==> flow/design.v <==
module cpu(clk,reset,s,load,in,out,N,V,Z,w);
  input clk, reset, s, load;
  input [15:0] in;
  output [15:0] out;
  output N, V, Z, w;
  wire [15:0] instruction_out;
  wire loada,loadb,loads,loadc,write,asel,bsel;
  wire [2:0] status;
  wire [1:0] op, ALUop, shift, vsel;
  wire [2:0] opcode, readnum, writenum, nsel;  
  wire [15:0] sximm5, sximm8; 
  wire [15:0] mdata = 16'b0;
  wire [7:0] PC = 8'b0;
  vDFFE #(16) instruct_reg(clk, load , in, instruction_out);  
  instruct_decoder decoder(   .instruction_out(instruction_out),
			        .nsel(nsel),
				.opcode(opcode),
				.op(op),
				.ALUop(ALUop),
				.sximm5(sximm5),
				.sximm8(sximm8),
				.shift(shift),
				.readnum(readnum),
				.writenum(writenum)
  );
  FSM state_machine(    .clk(clk),
			.reset(reset),
			.s(s),
			.w(w),
			.opcode(opcode),
			.op(op),
			.nsel(nsel),
			.loada(loada),
			.loadb(loadb),
			.loadc(loadc),
			.loads(loads),
			.vsel(vsel),
			.write(write),
			.asel(asel),
			.bsel(bsel)
  );
  datapath DP(          .clk(clk),
			.readnum(readnum),
			.writenum(writenum),
			.write(write),
			.vsel(vsel),
			.loada(loada),
			.loadb(loadb),
			.loadc(loadc),
			.loads(loads),
			.shift(shift),
			.ALUop(ALUop),
			.asel(asel),
			.bsel(bsel),
			.mdata(mdata),
			.status(status),
			.C(out),
			.sximm8(sximm8),
			.sximm5(sximm5),
			.PC(PC)
  );	
  assign N = status[0];
  assign V = status[1]; 
  assign Z = status[2];  
endmodule
module instruct_decoder( instruction_out, 
			 nsel, 
			 opcode,
			 op,
			 ALUop, 
			 sximm5, 
			 sximm8, 
			 shift,
			 readnum,
			 writenum );
  input [15:0] instruction_out;
  input [2:0] nsel;
  output [2:0] opcode;
  output reg [2:0] readnum, writenum;
  output [1:0] shift, ALUop, op;
  output [15:0] sximm5, sximm8;
  wire [2:0] Rn, Rd, Rm;
  wire [4:0] imm5;
  wire [7:0] imm8;
  setval retval(instruction_out,opcode,op,ALUop,imm5,imm8,shift,Rn,Rd,Rm);
  assign sximm5 = imm5[4] ? {11'b11111111111,imm5}:{11'b00000000000,imm5}; 
  assign sximm8 = imm8[7] ? {8'b11111111,imm8}:{8'b00000000,imm8};
  always @(*) 
    case(nsel)
      3'b001: {readnum,writenum} = {Rn,Rn};  
      3'b010: {readnum,writenum} = {Rd,Rd};  
      3'b100: {readnum,writenum} = {Rm,Rm};  
      default: {readnum,writenum} = 6'bx;  
    endcase
endmodule
module setval(instruction_out,opcode,op,ALUop,imm5,imm8,shift,Rn,Rd,Rm);
  input [15:0] instruction_out;
  output reg [2:0] opcode,Rn,Rd,Rm;
  output reg [1:0] op, ALUop, shift;
  output reg [4:0] imm5;
  output reg [7:0] imm8;
  always @(*) begin 
    casex(instruction_out)
	{5'b11010,11'bx}: {opcode,op,ALUop,Rn,imm8,imm5,Rd,shift,Rm} = {instruction_out[15:13],2'b10,2'b0,instruction_out[10:8],instruction_out[7:0],
						5'b0,3'b0,2'b0,3'b0}; 
	{8'b11000000,8'bx}: {opcode,op,ALUop,Rn,imm8,imm5,Rd,shift,Rm} = {instruction_out[15:13],2'b0,2'b0,3'b0,8'b0,5'b0, instruction_out[7:5],
						instruction_out[4:3],instruction_out[2:0]}; 
	{5'b10100,11'bx}: {opcode,op,ALUop,Rn,imm8,imm5,Rd,shift,Rm} = {instruction_out[15:13],2'b0,2'b0,instruction_out[10:8],
						8'b0,5'b0,instruction_out[7:5],instruction_out[4:3],instruction_out[2:0]}; 
	{5'b10101,11'bx}: {opcode,op,ALUop,Rn,imm8,imm5,Rd,shift,Rm} = {instruction_out[15:13],2'b01,2'b01,instruction_out[10:8],
						8'b0,5'b0,3'b0, instruction_out[4:3], instruction_out[2:0]}; 
 	{5'b10110,11'bx}: {opcode,op,ALUop,Rn,imm8,imm5,Rd,shift,Rm} = {instruction_out[15:13],2'b10,2'b10,instruction_out[10:8],
						8'b0,5'b0,instruction_out[7:5],instruction_out[4:3],instruction_out[2:0]}; 
	{5'b10111,11'bx}: {opcode,op,ALUop,Rn,imm8,imm5,Rd,shift,Rm} = {instruction_out[15:13],2'b11,2'b11,3'b0,
						8'b0,5'b0,instruction_out[7:5],instruction_out[4:3],instruction_out[2:0]}; 
	default: {opcode,op,ALUop,Rn,imm8,imm5,Rd,shift,Rm} = {3'bx,2'bx,2'bx,3'bx,8'bx,5'bx,3'bx,2'bx,3'bx};  
    endcase
end
endmodule
module datapath(clk, readnum, vsel, loada, loadb, shift, asel, bsel,
		ALUop, loadc, loads, writenum, write, mdata, 
		status, C, sximm8, PC, sximm5);
  input clk, loada, loadb, loadc, loads, asel, bsel, write;
  input [1:0] vsel;
  input [1:0] shift, ALUop; 
  input [2:0] writenum, readnum;  
  input [15:0] mdata, sximm8, sximm5;
  input [7:0] PC;
  output wire [2:0] status;
  output wire [15:0] C;
  reg [15:0] data_in;
  wire [15:0] muxa, muxb, aout, bout, bout_shift, data_out, ALUout;
  wire [2:0] status_out;
  always @(*)
    case(vsel)
      2'b00: data_in = C;
      2'b01: data_in = {8'b0,PC};
      2'b10: data_in = sximm8;
      2'b11: data_in = mdata;
    endcase
  regfile REGFILE( .clk(clk), 
           		.write(write),
			.writenum(writenum),
			.readnum(readnum),
			.data_in(data_in),
			.data_out(data_out)
  );
  vDFFE #(16) reg_a(clk, loada, data_out, aout);
  vDFFE #(16) reg_b(clk, loadb, data_out, bout); 
  vDFFE #(16) reg_c(clk, loadc, ALUout, C);
  vDFFE #(3) status_block(.clk(clk), .en(loads), .in(status_out), .out(status));
  shifter shift_b(shift, bout, bout_shift);
  assign muxa = asel ? 16'b0:aout;
  assign muxb = bsel ? sximm5:bout_shift;
  alu ALU( .ALUop(ALUop), .Ain(muxa), .Bin(muxb), .out(ALUout), .status(status_out));
endmodule 
module regfile(clk,write,writenum,readnum,data_in,data_out);
  input clk,write;
  input [2:0] writenum, readnum;
  input [15:0] data_in;
  output [15:0] data_out;
  wire [7:0] readout, writeout;
  wire [15:0] R7, R6, R5, R4, R3, R2, R1, R0;
  dec #(3,8) read_num(readnum, readout);
  dec #(3,8) write_num(writenum, writeout);
  vDFFE #(16) write_reg0(clk, (write & writeout[0]), data_in, R0);
  vDFFE #(16) write_reg1(clk, (write & writeout[1]), data_in, R1);
  vDFFE #(16) write_reg2(clk, (write & writeout[2]), data_in, R2);
  vDFFE #(16) write_reg3(clk, (write & writeout[3]), data_in, R3);
  vDFFE #(16) write_reg4(clk, (write & writeout[4]), data_in, R4);
  vDFFE #(16) write_reg5(clk, (write & writeout[5]), data_in, R5);
  vDFFE #(16) write_reg6(clk, (write & writeout[6]), data_in, R6);
  vDFFE #(16) write_reg7(clk, (write & writeout[7]), data_in, R7);
  mux8 #(16) read_mux(R7, R6, R5, R4, R3, R2, R1, R0, readout, data_out);
endmodule
module dec(a,b);
  parameter n = 2;
  parameter m = 4;
  input [n-1:0] a;
  output [m-1:0] b;
  wire[m-1:0] b = 1<<a;
endmodule 
module vDFFE(clk,en,in,out);
  parameter n = 3;
  input clk, en;
  input [n-1:0] in;
  output reg [n-1:0] out;
  wire [n-1:0] nextout;
  assign nextout = en ? in:out;
  always @(posedge clk)
    out <= nextout;
  endmodule 
module mux8(r7, r6, r5, r4, r3, r2, r1, r0, s, b);
  parameter k = 1;
  input [k-1:0] r7, r6, r5, r4, r3, r2, r1, r0;
  input [7:0] s;
  output [k-1:0] b;
  wire [k-1:0] b = ({k{s[0]}} & r0) |
		   ({k{s[1]}} & r1) |    
		   ({k{s[2]}} & r2) |
		   ({k{s[3]}} & r3) | 
		   ({k{s[4]}} & r4) |
		   ({k{s[5]}} & r5) |
		   ({k{s[6]}} & r6) |
		   ({k{s[7]}} & r7) ;
endmodule
module shifter(shift,bin,out);
input [15:0] bin;
input [1:0] shift;
output reg [15:0] out;  
  always @(*) begin
    case(shift) 
      2'b01: out = bin << 1;  
      2'b10: out = bin >> 1;  
      2'b11: out = $signed(bin) >>> 1;  
      default: out = bin;  
    endcase 
  end 
endmodule 
module alu(ALUop,Ain,Bin,out,status);
  input [1:0] ALUop; 
  input [15:0] Ain, Bin;
  output reg [15:0] out;
  output [2:0] status;
  wire ovf;
  wire [15:0] sout;
  Addsub #(16) a(Ain, Bin, 1'b1, sout, ovf);
  assign status[2] = ((out == 16'b0) ? 1'b1:1'b0);  
  assign status[1] = ovf;  
  assign status[0] = out[15];  
  always @(*) begin
    case (ALUop)
      2'b00: out = Ain + Bin;
      2'b01: out = Ain - Bin; 
      2'b10: out = Ain & Bin;
      2'b11: out = ~Bin;
      default: out = 16'bx;
    endcase	
  end
endmodule
module Addsub(a,b,sub,s,ovf);
  parameter n = 8;
  input [n-1:0] a, b;  
  input sub ;  
  output [n-1:0] s;
  output ovf;   
  wire c1, c2;
  assign ovf = c1 ^ c2;  
  Adder1 #(n-1) ai(a[n-2:0],b[n-2:0]^{n-1{sub}},sub,c1,s[n-2:0]);
  Adder1 #(1) as(a[n-1],b[n-1]^sub,c1,c2,s[n-1]);
endmodule 
module Adder1(a,b,cin,cout,s);
  parameter n = 8;
  input [n-1:0] a, b;
  input cin ;
  output [n-1:0] s;
  output cout;
  assign {cout, s} = a + b + cin;
endmodule
module FSM(clk, reset, s, w, opcode, op, nsel,loada,loadb,loadc,vsel,write,loads,asel,bsel);
  input clk, reset, s;
  input [2:0] opcode;
  input [1:0] op;
  output w;
  output reg [2:0] nsel;
  output reg loada,loadb,loadc,loads,write,asel,bsel;
  output reg [1:0] vsel;
  wire [2:0] state;
  reg load_s;
  reg [2:0] next_state;
  assign w = load_s ? 1'b0:1'b1;  
  assign state =  reset ? 3'b000:next_state;
  always @(posedge clk) begin
    casex({reset,w,s,opcode,op,state})
	11'b1xxxxxxxxxx: {load_s, nsel, next_state,loada,loadb,loadc,vsel,write,loads,asel,bsel} 
				<= {1'b0,3'b000,3'b000,1'b0,1'b0,1'b0,2'b00,1'b0,1'b0,1'b0,1'b0};  
	{8'bx10xxxxx,3'b000}: {load_s,nsel,next_state,loada,loadb,loadc,vsel,write,loads,asel,bsel}
				<= {1'b0,3'b000,3'b000,1'b0,1'b0,1'b0,2'b00,1'b0,1'b0,1'b0,1'b0};  
	{8'bx1111010,3'b000}: {load_s, nsel, next_state,loada,loadb,loadc,vsel,write,loads,asel,bsel} 
				<= {1'b1,3'b001,3'b001,1'b0,1'b0,1'b0,2'b10,1'b1,1'b0,1'b0,1'b0};  
	{8'b00x11010,3'b001}: {load_s, nsel, next_state,loada,loadb,loadc,vsel,write,loads,asel,bsel} 
				<= {1'b0,3'b000,3'b000,1'b0,1'b0,1'b0,2'b00,1'b0,1'b0,1'b0,1'b0};  
        {8'b01111000,3'b000}: {load_s, nsel, next_state,loada,loadb,loadc,vsel,write,loads,asel,bsel} 
				<= {1'b1,3'b100,3'b001,1'b0,1'b1,1'b0,2'b10,1'b0,1'b0,1'b0,1'b0};  
	{8'b00x11000,3'b001}: {load_s,nsel,next_state,loada,loadb,loadc,vsel,write,loads,asel,bsel}
				<= {1'b1,3'b000,3'b010,1'b0,1'b0,1'b1,2'b00,1'b0,1'b0,1'b1,1'b0};  
	{8'b00x11000,3'b010}: {load_s,nsel,next_state,loada,loadb,loadc,vsel,write,loads,asel,bsel}
				<= {1'b1,3'b010,3'b011,1'b0,1'b0,1'b0,2'b00,1'b1,1'b0,1'b0,1'b0};  
	{8'b00x11000,3'b011}: {load_s,nsel,next_state,loada,loadb,loadc,vsel,write,loads,asel,bsel}
				<= {1'b0,3'b000,3'b000,1'b0,1'b0,1'b0,2'b00,1'b0,1'b0,1'b0,1'b0};  
	{8'b01110100,3'b000}: {load_s,nsel,next_state,loada,loadb,loadc,vsel,write,loads,asel,bsel}
				<= {1'b1,3'b001,3'b001,1'b1,1'b0,1'b0,2'b10,1'b0,1'b0,1'b0,1'b0};  
	{8'b00x10100,3'b001}: {load_s,nsel,next_state,loada,loadb,loadc,vsel,write,loads,asel,bsel}
				<= {1'b1,3'b100,3'b010,1'b0,1'b1,1'b0,2'b10,1'b0,1'b0,1'b0,1'b0};  
	{8'b00x10100,3'b010}: {load_s,nsel,next_state,loada,loadb,loadc,vsel,write,loads,asel,bsel}
				<= {1'b1,3'b000,3'b011,1'b0,1'b0,1'b1,2'b00,1'b0,1'b0,1'b0,1'b0};  
	{8'b00x10100,3'b011}: {load_s,nsel,next_state,loada,loadb,loadc,vsel,write,loads,asel,bsel}
				<= {1'b1,3'b010,3'b100,1'b0,1'b0,1'b0,2'b00,1'b1,1'b0,1'b0,1'b0};  
	{8'b00x10100,3'b100}: {load_s,nsel,next_state,loada,loadb,loadc,vsel,write,loads,asel,bsel}
				<= {1'b0,3'b000,3'b000,1'b0,1'b0,1'b0,2'b00,1'b0,1'b0,1'b0,1'b0};  
	{8'b01110101,3'b000}: {load_s,nsel,next_state,loada,loadb,loadc,vsel,write,loads,asel,bsel}
				<= {1'b1,3'b001,3'b001,1'b1,1'b0,1'b0,2'b10,1'b0,1'b0,1'b0,1'b0};  
	{8'b00x10101,3'b001}: {load_s,nsel,next_state,loada,loadb,loadc,vsel,write,loads,asel,bsel}
				<= {1'b1,3'b100,3'b010,1'b0,1'b1,1'b0,2'b10,1'b0,1'b0,1'b0,1'b0};  
	{8'b00x10101,3'b010}: {load_s,nsel,next_state,loada,loadb,loadc,vsel,write,loads,asel,bsel}
				<= {1'b1,3'b000,3'b011,1'b0,1'b0,1'b0,2'b00,1'b0,1'b1,1'b0,1'b0};  
   	{8'b00x10101,3'b011}: {load_s,nsel,next_state,loada,loadb,loadc,vsel,write,loads,asel,bsel}
				<= {1'b0,3'b000,3'b000,1'b0,1'b0,1'b0,2'b00,1'b0,1'b0,1'b0,1'b0};  
	{8'b01110110,3'b000}: {load_s,nsel,next_state,loada,loadb,loadc,vsel,write,loads,asel,bsel}
				<= {1'b1,3'b001,3'b001,1'b1,1'b0,1'b0,2'b10,1'b0,1'b0,1'b0,1'b0};  
	{8'b00x10110,3'b001}: {load_s,nsel,next_state,loada,loadb,loadc,vsel,write,loads,asel,bsel}
				<= {1'b1,3'b100,3'b010,1'b0,1'b1,1'b0,2'b10,1'b0,1'b0,1'b0,1'b0};  
	{8'b00x10110,3'b010}: {load_s,nsel,next_state,loada,loadb,loadc,vsel,write,loads,asel,bsel}
				<= {1'b1,3'b000,3'b011,1'b0,1'b0,1'b1,2'b00,1'b0,1'b0,1'b0,1'b0};  
	{8'b00x10110,3'b011}: {load_s,nsel,next_state,loada,loadb,loadc,vsel,write,loads,asel,bsel}
				<= {1'b1,3'b010,3'b100,1'b0,1'b0,1'b0,2'b00,1'b1,1'b0,1'b0,1'b0};  
	{8'b00x10110,3'b100}: {load_s,nsel,next_state,loada,loadb,loadc,vsel,write,loads,asel,bsel}
				<= {1'b0,3'b000,3'b000,1'b0,1'b0,1'b0,2'b00,1'b0,1'b0,1'b0,1'b0};  
	{8'b01110111,3'b000}: {load_s,nsel,next_state,loada,loadb,loadc,vsel,write,loads,asel,bsel}
				<= {1'b1,3'b100,3'b001,1'b0,1'b1,1'b0,2'b10,1'b0,1'b0,1'b1,1'b0};  
	{8'b00x10111,3'b001}: {load_s,nsel,next_state,loada,loadb,loadc,vsel,write,loads,asel,bsel}
				<= {1'b1,3'b000,3'b010,1'b0,1'b0,1'b1,2'b00,1'b0,1'b0,1'b1,1'b0};  
	{8'b00x10111,3'b010}: {load_s,nsel,next_state,loada,loadb,loadc,vsel,write,loads,asel,bsel}
				<= {1'b1,3'b010,3'b011,1'b0,1'b0,1'b0,2'b00,1'b1,1'b0,1'b0,1'b0};  
	{8'b00x10111,3'b011}: {load_s,nsel,next_state,loada,loadb,loadc,vsel,write,loads,asel,bsel}
				<= {1'b0,3'b000,3'b000,1'b0,1'b0,1'b0,2'b00,1'b0,1'b0,1'b0,1'b0};  
	default: {load_s,nsel,next_state,loada,loadb,loadc,vsel,write,loads,asel,bsel}
				<= {1'b0,3'b000,3'b000,1'b0,1'b0,1'b0,2'b00,1'b0,1'b0,1'b0,1'b0};  
   endcase
  end
endmodule 
Memo
Re: synthesis data of cpu

### Step by step through the tools: cpu

Module cpu before and after one edit of its RTL, step after step.
Lines under "original" count in the file above, lines under "edited" in the edited file.
"change" is "edited" less "original", of the values as shown; "rel. change" is that difference over "original", in percent.
Operators: Yosys type, input widths -> output width; for muxes data width and select width s.
Cell names lack the library's common part.
A cell with -- has no value.

| design | value |
|---|---|
| top module | cpu |
| clock input | clk |
| cell library | sky130hd |
| timing corner | tt_025C_1v80 |

### Edit of the RTL

The edit as a unified diff against the file above.
A script made this edit. It changes what the design does and was not meant as an optimisation.

```diff
@@ -165,5 +165,5 @@
   dec #(3,8) write_num(writenum, writeout);
   vDFFE #(16) write_reg0(clk, (write & writeout[0]), data_in, R0);
-  vDFFE #(16) write_reg1(clk, (write & writeout[1]), data_in, R1);
+  assign R1 = data_in;
   vDFFE #(16) write_reg2(clk, (write & writeout[2]), data_in, R2);
   vDFFE #(16) write_reg3(clk, (write & writeout[3]), data_in, R3);
```

### After elaboration

Yosys after proc, flatten, opt, wreduce and memory -nomap, before mapping. Memory bits, and registers merged into a memory's read port (data or address), are not among the register bits. Print and check cells are not counted. Equal cells are merged and count once.

Bit counts:

| what | original | edited | change | rel. change (%) |
|---|---|---|---|---|
| bits in registers | 211 | 195 | -16 | -7.58 |
| word-level cells | 119 | 117 | -2 | -1.68 |

Cells by class:

| what | original | edited | change | rel. change (%) |
|---|---|---|---|---|
| add/sub/neg operators | 6 | 6 | 0 | 0.00 |
| equal/unequal tests | 36 | 36 | 0 | 0.00 |
| shifts and indexed selects | 2 | 2 | 0 | 0.00 |
| mux-type cells | 13 | 13 | 0 | 0.00 |
| bitwise operators | 28 | 27 | -1 | -3.57 |
| reduce/logical cells | 10 | 10 | 0 | 0.00 |

Operators with widths:

| cell | original | edited | change | rel. change (%) |
|---|---|---|---|---|
| $and 1x1->1 | 8 | 7 | -1 | -12.50 |

Operator kinds equal on both sides are left out: 35.

### Longest topological paths

Longest topological path by Yosys (ltp), each cell counted once; first at word level (registers and memories cut), then after technology mapping (sequential cells cut; the memories' decode and read muxes count).

Logic depth:

| what | original | edited | change | rel. change (%) |
|---|---|---|---|---|
| depth in word-level cells | 12 | 12 | 0 | 0.00 |
| ABC_AREA | 0 | 0 | -- | -- |
| mapped depth | 22 | 23 | +1 | +4.55 |

### After synthesis

Source: synth_stat.txt of the flow (Yosys; design flattened, memories mapped). It holds for the ABC_AREA given above (unset counts as 0); a run with the other value may have another netlist.

Cell types:

| cell | original | edited | change | rel. change (%) |
|---|---|---|---|---|
| nor2_1 | 50 | 73 | +23 | +46.00 |
| edfxtp_1 | 195 | 179 | -16 | -8.21 |
| nand2_1 | 113 | 97 | -16 | -14.16 |
| a211oi_1 | 3 | 18 | +15 | +500.00 |
| nor3_1 | 8 | 19 | +11 | +137.50 |
| a221oi_1 | 18 | 8 | -10 | -55.56 |
| o21ai_1 | 9 | 0 | -9 | -100.00 |
| o22ai_1 | 5 | 13 | +8 | +160.00 |
| o211ai_1 | 4 | 12 | +8 | +200.00 |
| or3_1 | 3 | 10 | +7 | +233.33 |
| a31oi_1 | 10 | 4 | -6 | -60.00 |
| inv_1 | 40 | 45 | +5 | +12.50 |
| xnor2_1 | 23 | 18 | -5 | -21.74 |
| mux2i_1 | 10 | 5 | -5 | -50.00 |
| o21ai_0 | 63 | 59 | -4 | -6.35 |
| nand3_1 | 38 | 34 | -4 | -10.53 |
| clkbuf_1 | 25 | 29 | +4 | +16.00 |
| buf_2 | 7 | 3 | -4 | -57.14 |

Cell types equal on both sides are left out: 8.
Not every row of either side is listed.

Mapped netlist:

| what | original | edited | change | rel. change (%) |
|---|---|---|---|---|
| standard cells after synthesis | 876 | 898 | +22 | +2.51 |
| chip area (Yosys) (µm²) | 10242.3 | 9954.5 | -287.8 | -2.81 |
| flip-flop cells | 208 | 192 | -16 | -7.69 |
| buffer cells | 40 | 41 | +1 | +2.50 |

By module: a second synthesis without flattening, with its own total; a netlist apart from the flattened one above.

Second synthesis, totals:

| what | original | edited | change | rel. change (%) |
|---|---|---|---|---|
| cells (unflattened synthesis) | 951 | 934 | -17 | -1.79 |
| area (unflattened synthesis) (µm²) | 11737.5 | 11250.8 | -486.7 | -4.15 |

Each row is one instance without its submodules.

By module, original:

| module | times used | cells | area (µm²) | seq. area (µm²) |
|---|---|---|---|---|
| vDFFE (n=16) | 12 | 16 | 480.5 | 480.5 |
| alu | 1 | 240 | 1621.6 | 0.0 |
| mux8 (k=16) | 1 | 96 | 779.5 | 0.0 |
| Adder1 (n=15) | 1 | 101 | 735.7 | 0.0 |
| datapath | 1 | 65 | 700.7 | 0.0 |
| FSM | 1 | 78 | 689.4 | 260.2 |
| shifter | 1 | 51 | 355.3 | 0.0 |
| setval | 1 | 41 | 331.6 | 0.0 |
| instruct_decoder | 1 | 39 | 284.0 | 0.0 |
| Addsub (n=16) | 1 | 19 | 180.2 | 0.0 |
| dec | 2 | 8 | 65.1 | 0.0 |
| vDFFE (n=3) | 1 | 3 | 90.1 | 90.1 |
| regfile | 1 | 8 | 50.0 | 0.0 |
| Adder1 (n=1) | 1 | 1 | 20.0 | 0.0 |
| cpu | 1 | 1 | 3.8 | 0.0 |

By module, edited:

| module | times used | cells | area (µm²) | seq. area (µm²) |
|---|---|---|---|---|
| vDFFE (n=16) | 11 | 16 | 480.5 | 480.5 |
| alu | 1 | 240 | 1621.6 | 0.0 |
| mux8 (k=16) | 1 | 96 | 779.5 | 0.0 |
| Adder1 (n=15) | 1 | 101 | 735.7 | 0.0 |
| datapath | 1 | 65 | 700.7 | 0.0 |
| FSM | 1 | 78 | 689.4 | 260.2 |
| shifter | 1 | 51 | 355.3 | 0.0 |
| setval | 1 | 41 | 331.6 | 0.0 |
| instruct_decoder | 1 | 39 | 284.0 | 0.0 |
| Addsub (n=16) | 1 | 19 | 180.2 | 0.0 |
| dec | 2 | 8 | 65.1 | 0.0 |
| vDFFE (n=3) | 1 | 3 | 90.1 | 90.1 |
| regfile | 1 | 7 | 43.8 | 0.0 |
| Adder1 (n=1) | 1 | 1 | 20.0 | 0.0 |
| cpu | 1 | 1 | 3.8 | 0.0 |

### Timing after synthesis

Path of least setup slack by OpenSTA after synthesis, without wires, with an ideal clock, recovery checks aside; 20% of the period is set as input and as output delay. Where synthesis merged equal registers, the netlist keeps one of their names.

Timing path post-synthesis:

| what | original | edited | change | rel. change (%) |
|---|---|---|---|---|
| path kind | flip-flop to flip-flop | flip-flop to flip-flop | -- | -- |
| start | register instruct_reg.out[13] | register instruct_reg.out[8] | -- | -- |
| end | register DP.status_block.out[2] | register DP.status_block.out[2] | -- | -- |
| period (ns) | 7.0 | 7.0 | 0.0 | 0.00 |
| library setup time (ns) | 0.190 | 0.190 | 0.000 | -- |
| data arrival time (ns) | 4.066 | 4.933 | +0.867 | +21.32 |
| setup slack (ns) | 2.744 | 1.877 | -0.867 | -- |
| delay of the path (ns) | 4.256 | 5.123 | +0.867 | +20.37 |
| stages | 22 | 20 | -2 | -9.09 |
| path buffers | 3 | 2 | -1 | -33.33 |
| synthesis period reached (ns) | 4.256 | 5.123 | +0.867 | +20.37 |

"delay of the path" = arrival - input delay + setup time.
"stages": output pins that drive a net of the path, with the launching flip-flop's if there is one; two outputs of one cell count as two.
"synthesis period reached" is the clock period less the worst setup slack; recovery checks do not enter. This is arithmetic on one report: input and output delays are still those of the set period (20% each).
The rows between start and end are the longest chain of elaborated cells between them; the timing report does not say that the signal goes this way. Where chains are equally long, one stands for them.
Each line given opens the expression or statement behind the cell; cells for indexed reads and writes are added by Yosys, which also makes memories of some case tables.

| between the ends, post-synthesis, original | value |
|---|---|
| cell sequence | edfxtp_1 -> and3b_1 -> a31oi_1 -> buf_6 -> buf_6 -> buf_6 -> o21ai_0 -> and2_1 -> ha_1 -> nor2_1 -> xnor2_1 -> ha_1 -> nor2b_1 -> o31a_1 -> o21ba_2 -> o21ai_1 -> a21oi_1 -> a21oi_1 -> xor2_1 -> o21ai_0 -> or2_2 -> a2111oi_2 |
| length of the longest elaborated chain | 9 |
| elaborated cells between the ends (all ways) | 24 |
| RTL lines with such cells | 10 |

RTL lines, path post-synthesis, original:

| what | RTL line | text |
|---|---|---|
| start, declared | 187 | `output reg [n-1:0] out;` |
| start, assigned | 191 | `out <= nextout;` |
| $eq 5x5->1 | 103 | `casex(instruction_out)` |
| $pmux 31 s6 | 103 |  |
| $eq 2x2->1 | 212 | `case(shift)` |
| $pmux 16 s3 | 212 |  |
| $mux 16 | 154 | `assign muxb = bsel ? sximm5:bout_shift;` |
| $sub 16x16->16 | 234 | `2'b01: out = Ain - Bin;` |
| $pmux 16 s4 | 232 | `case (ALUop)` |
| $logic_not 16->1 | 228 | `assign status[2] = ((out == 16'b0) ? 1'b1:1'b0);` |
| $mux 1 | 228 |  |
| end, assigned | 191 |  |
| end, declared | 187 |  |

Some nets on the timed path still bear RTL names; the line given drives or declares the net.

Nets with RTL names, path post-synthesis, original:

| net | RTL line |
|---|---|
| DP.ALU.out[14] | 232 |

| between the ends, post-synthesis, edited | value |
|---|---|
| cell sequence | edfxtp_1 -> or4_1 -> buf_2 -> o21a_1 -> buf_6 -> a211o_1 -> o211ai_1 -> and3_1 -> inv_1 -> o21ai_0 -> xnor2_1 -> ha_1 -> or3_1 -> o311ai_0 -> a21oi_1 -> a211oi_1 -> xor2_1 -> o21ai_0 -> or4b_1 -> a2111oi_2 |
| length of the longest elaborated chain | 9 |
| elaborated cells between the ends (all ways) | 19 |
| RTL lines with such cells | 10 |

RTL lines, path post-synthesis, edited:

| what | RTL line | text |
|---|---|---|
| start, declared | 187 | `output reg [n-1:0] out;` |
| start, assigned | 191 | `out <= nextout;` |
| $eq 8x8->1 | 103 | `casex(instruction_out)` |
| $pmux 31 s6 | 103 |  |
| $eq 2x2->1 | 212 | `case(shift)` |
| $pmux 16 s3 | 212 |  |
| $mux 16 | 154 | `assign muxb = bsel ? sximm5:bout_shift;` |
| $sub 16x16->16 | 234 | `2'b01: out = Ain - Bin;` |
| $pmux 16 s4 | 232 | `case (ALUop)` |
| $logic_not 16->1 | 228 | `assign status[2] = ((out == 16'b0) ? 1'b1:1'b0);` |
| $mux 1 | 228 |  |
| end, assigned | 191 |  |
| end, declared | 187 |  |

Nets with RTL names, path post-synthesis, edited:

| net | RTL line |
|---|---|
| DP.ALU.out[13] | 232 |

### Timing after layout

From the final timing report of the runs of set A: the path of least setup slack in the routed layout; clock arrival at registers is part of the times.

Timing path post-layout:

| what | original | edited | change | rel. change (%) |
|---|---|---|---|---|
| path kind | flip-flop to flip-flop | flip-flop to flip-flop | -- | -- |
| start | register instruct_reg.out[8] | register instruct_reg.out[9] | -- | -- |
| end | register DP.status_block.out[2] | register DP.status_block.out[2] | -- | -- |
| period (ns) | 5.41 | 5.41 | 0.00 | 0.00 |
| library setup time (ns) | 0.19 | 0.19 | 0.00 | -- |
| data arrival time (ns) | 5.20 | 5.33 | +0.13 | +2.50 |
| setup slack (ns) | 0.53 | 0.33 | -0.20 | -- |
| stages | 21 | 18 | -3 | -14.29 |
| path buffers | 1 | 2 | +1 | +100.00 |

The rows between start and end are the longest chain of elaborated cells between them; the timing report does not say that the signal goes this way. Where chains are equally long, one stands for them.

| between the ends, post-layout, original | value |
|---|---|
| cell sequence | edfxtp_1 -> nor3_2 -> a31o_2 -> buf_4 -> nand3_1 -> and3_2 -> inv_1 -> nor4_4 -> and3_4 -> a31o_2 -> xnor2_1 -> ha_1 -> o2111ai_1 -> o21ba_2 -> o21ai_1 -> a21oi_1 -> a21oi_1 -> xor2_1 -> o21ai_0 -> or2_2 -> a2111oi_2 |
| length of the longest elaborated chain | 9 |
| elaborated cells between the ends (all ways) | 19 |
| RTL lines with such cells | 10 |

RTL lines, path post-layout, original:

| what | RTL line | text |
|---|---|---|
| start, declared | 187 | `output reg [n-1:0] out;` |
| start, assigned | 191 | `out <= nextout;` |
| $eq 8x8->1 | 103 | `casex(instruction_out)` |
| $pmux 31 s6 | 103 |  |
| $eq 2x2->1 | 212 | `case(shift)` |
| $pmux 16 s3 | 212 |  |
| $mux 16 | 154 | `assign muxb = bsel ? sximm5:bout_shift;` |
| $sub 16x16->16 | 234 | `2'b01: out = Ain - Bin;` |
| $pmux 16 s4 | 232 | `case (ALUop)` |
| $logic_not 16->1 | 228 | `assign status[2] = ((out == 16'b0) ? 1'b1:1'b0);` |
| $mux 1 | 228 |  |
| end, assigned | 191 |  |
| end, declared | 187 |  |

Some nets on the timed path still bear RTL names; the line given drives or declares the net.

Nets with RTL names, path post-layout, original:

| net | RTL line |
|---|---|
| DP.ALU.out[14] | 232 |

| between the ends, post-layout, edited | value |
|---|---|
| cell sequence | edfxtp_1 -> or4_4 -> o21a_2 -> buf_4 -> nor2_1 -> o32ai_1 -> or3b_1 -> nor3_2 -> a31oi_1 -> xnor2_1 -> ha_1 -> buf_4 -> or3_1 -> o211ai_1 -> xor2_1 -> o21ai_1 -> or4b_1 -> a2111oi_2 |
| length of the longest elaborated chain | 9 |
| elaborated cells between the ends (all ways) | 19 |
| RTL lines with such cells | 10 |

RTL lines, path post-layout, edited:

| what | RTL line | text |
|---|---|---|
| start, declared | 187 | `output reg [n-1:0] out;` |
| start, assigned | 191 | `out <= nextout;` |
| $eq 8x8->1 | 103 | `casex(instruction_out)` |
| $pmux 31 s6 | 103 |  |
| $eq 2x2->1 | 212 | `case(shift)` |
| $pmux 16 s3 | 212 |  |
| $mux 16 | 154 | `assign muxb = bsel ? sximm5:bout_shift;` |
| $sub 16x16->16 | 234 | `2'b01: out = Ain - Bin;` |
| $pmux 16 s4 | 232 | `case (ALUop)` |
| $logic_not 16->1 | 228 | `assign status[2] = ((out == 16'b0) ? 1'b1:1'b0);` |
| $mux 1 | 228 |  |
| end, assigned | 191 |  |
| end, declared | 187 |  |

Nets with RTL names, path post-layout, edited:

| net | RTL line |
|---|---|
| DP.ALU.out[12] | 232 |

### Measured runs

Runs of the flow (Yosys, OpenROAD) on both versions; the two runs of a pair have the same settings. The constraints put input and output delay at 20% of the set period each and load the outputs with 0.01 pF.

| flow settings, set A | value |
|---|---|
| CORE_UTILIZATION | 40 |
| period_ns | 5.41 |
| CAP_MARGIN | 20 |
| CORE_MARGIN | 2 |
| SLEW_MARGIN | 20 |

Final reports, set A:

| what | original | edited | change | rel. change (%) |
|---|---|---|---|---|
| synthesis area (µm²) | 10242.3 | 9954.5 | -287.8 | -2.81 |
| die area (µm²) | 26902.6 | 26164.7 | -737.9 | -2.74 |
| std-cell area (final layout) (µm²) | 11873.9 | 11568.6 | -305.3 | -2.57 |
| smallest setup slack (ns) | 0.534 | 0.332 | -0.202 | -- |
| setup total negative slack (ns) | 0.000 | 0.000 | 0.000 | -- |
| worst hold slack (ns) | 0.519 | 0.516 | -0.003 | -- |
| power (W) | 0.003759 | 0.00332 | -0.000439 | -11.68 |

| flow settings, set B | value |
|---|---|
| ABC_AREA | 0 |
| CORE_UTILIZATION | 23 |
| CTS_CLUSTER_DIAMETER | 65 |
| MAX_ROUTING_LAYER | met5 |
| PLACE_DENSITY | 0.57 |
| SETUP_SLACK_MARGIN | 0.1 |
| TNS_END_PERCENT | 25 |
| period_ns | 3.61 |
| CAP_MARGIN | 20 |
| CORE_MARGIN | 2 |
| SLEW_MARGIN | 20 |

Final reports, set B:

| what | original | edited | change | rel. change (%) |
|---|---|---|---|---|
| synthesis area (µm²) | 10242.3 | 9954.5 | -287.8 | -2.81 |
| die area (µm²) | 46235.8 | 44961.0 | -1274.8 | -2.76 |
| std-cell area (final layout) (µm²) | 13636.8 | 13073.8 | -563.0 | -4.13 |
| smallest setup slack (ns) | -0.639 | -1.225 | -0.586 | -- |
| setup total negative slack (ns) | -3.569 | -8.722 | -5.153 | -- |
| worst hold slack (ns) | 0.513 | 0.516 | +0.003 | -- |
| power (W) | 0.00576 | 0.005381 | -0.000379 | -6.58 |

"power" rests on the timing tool's default activity at the inputs, not on a simulated workload.
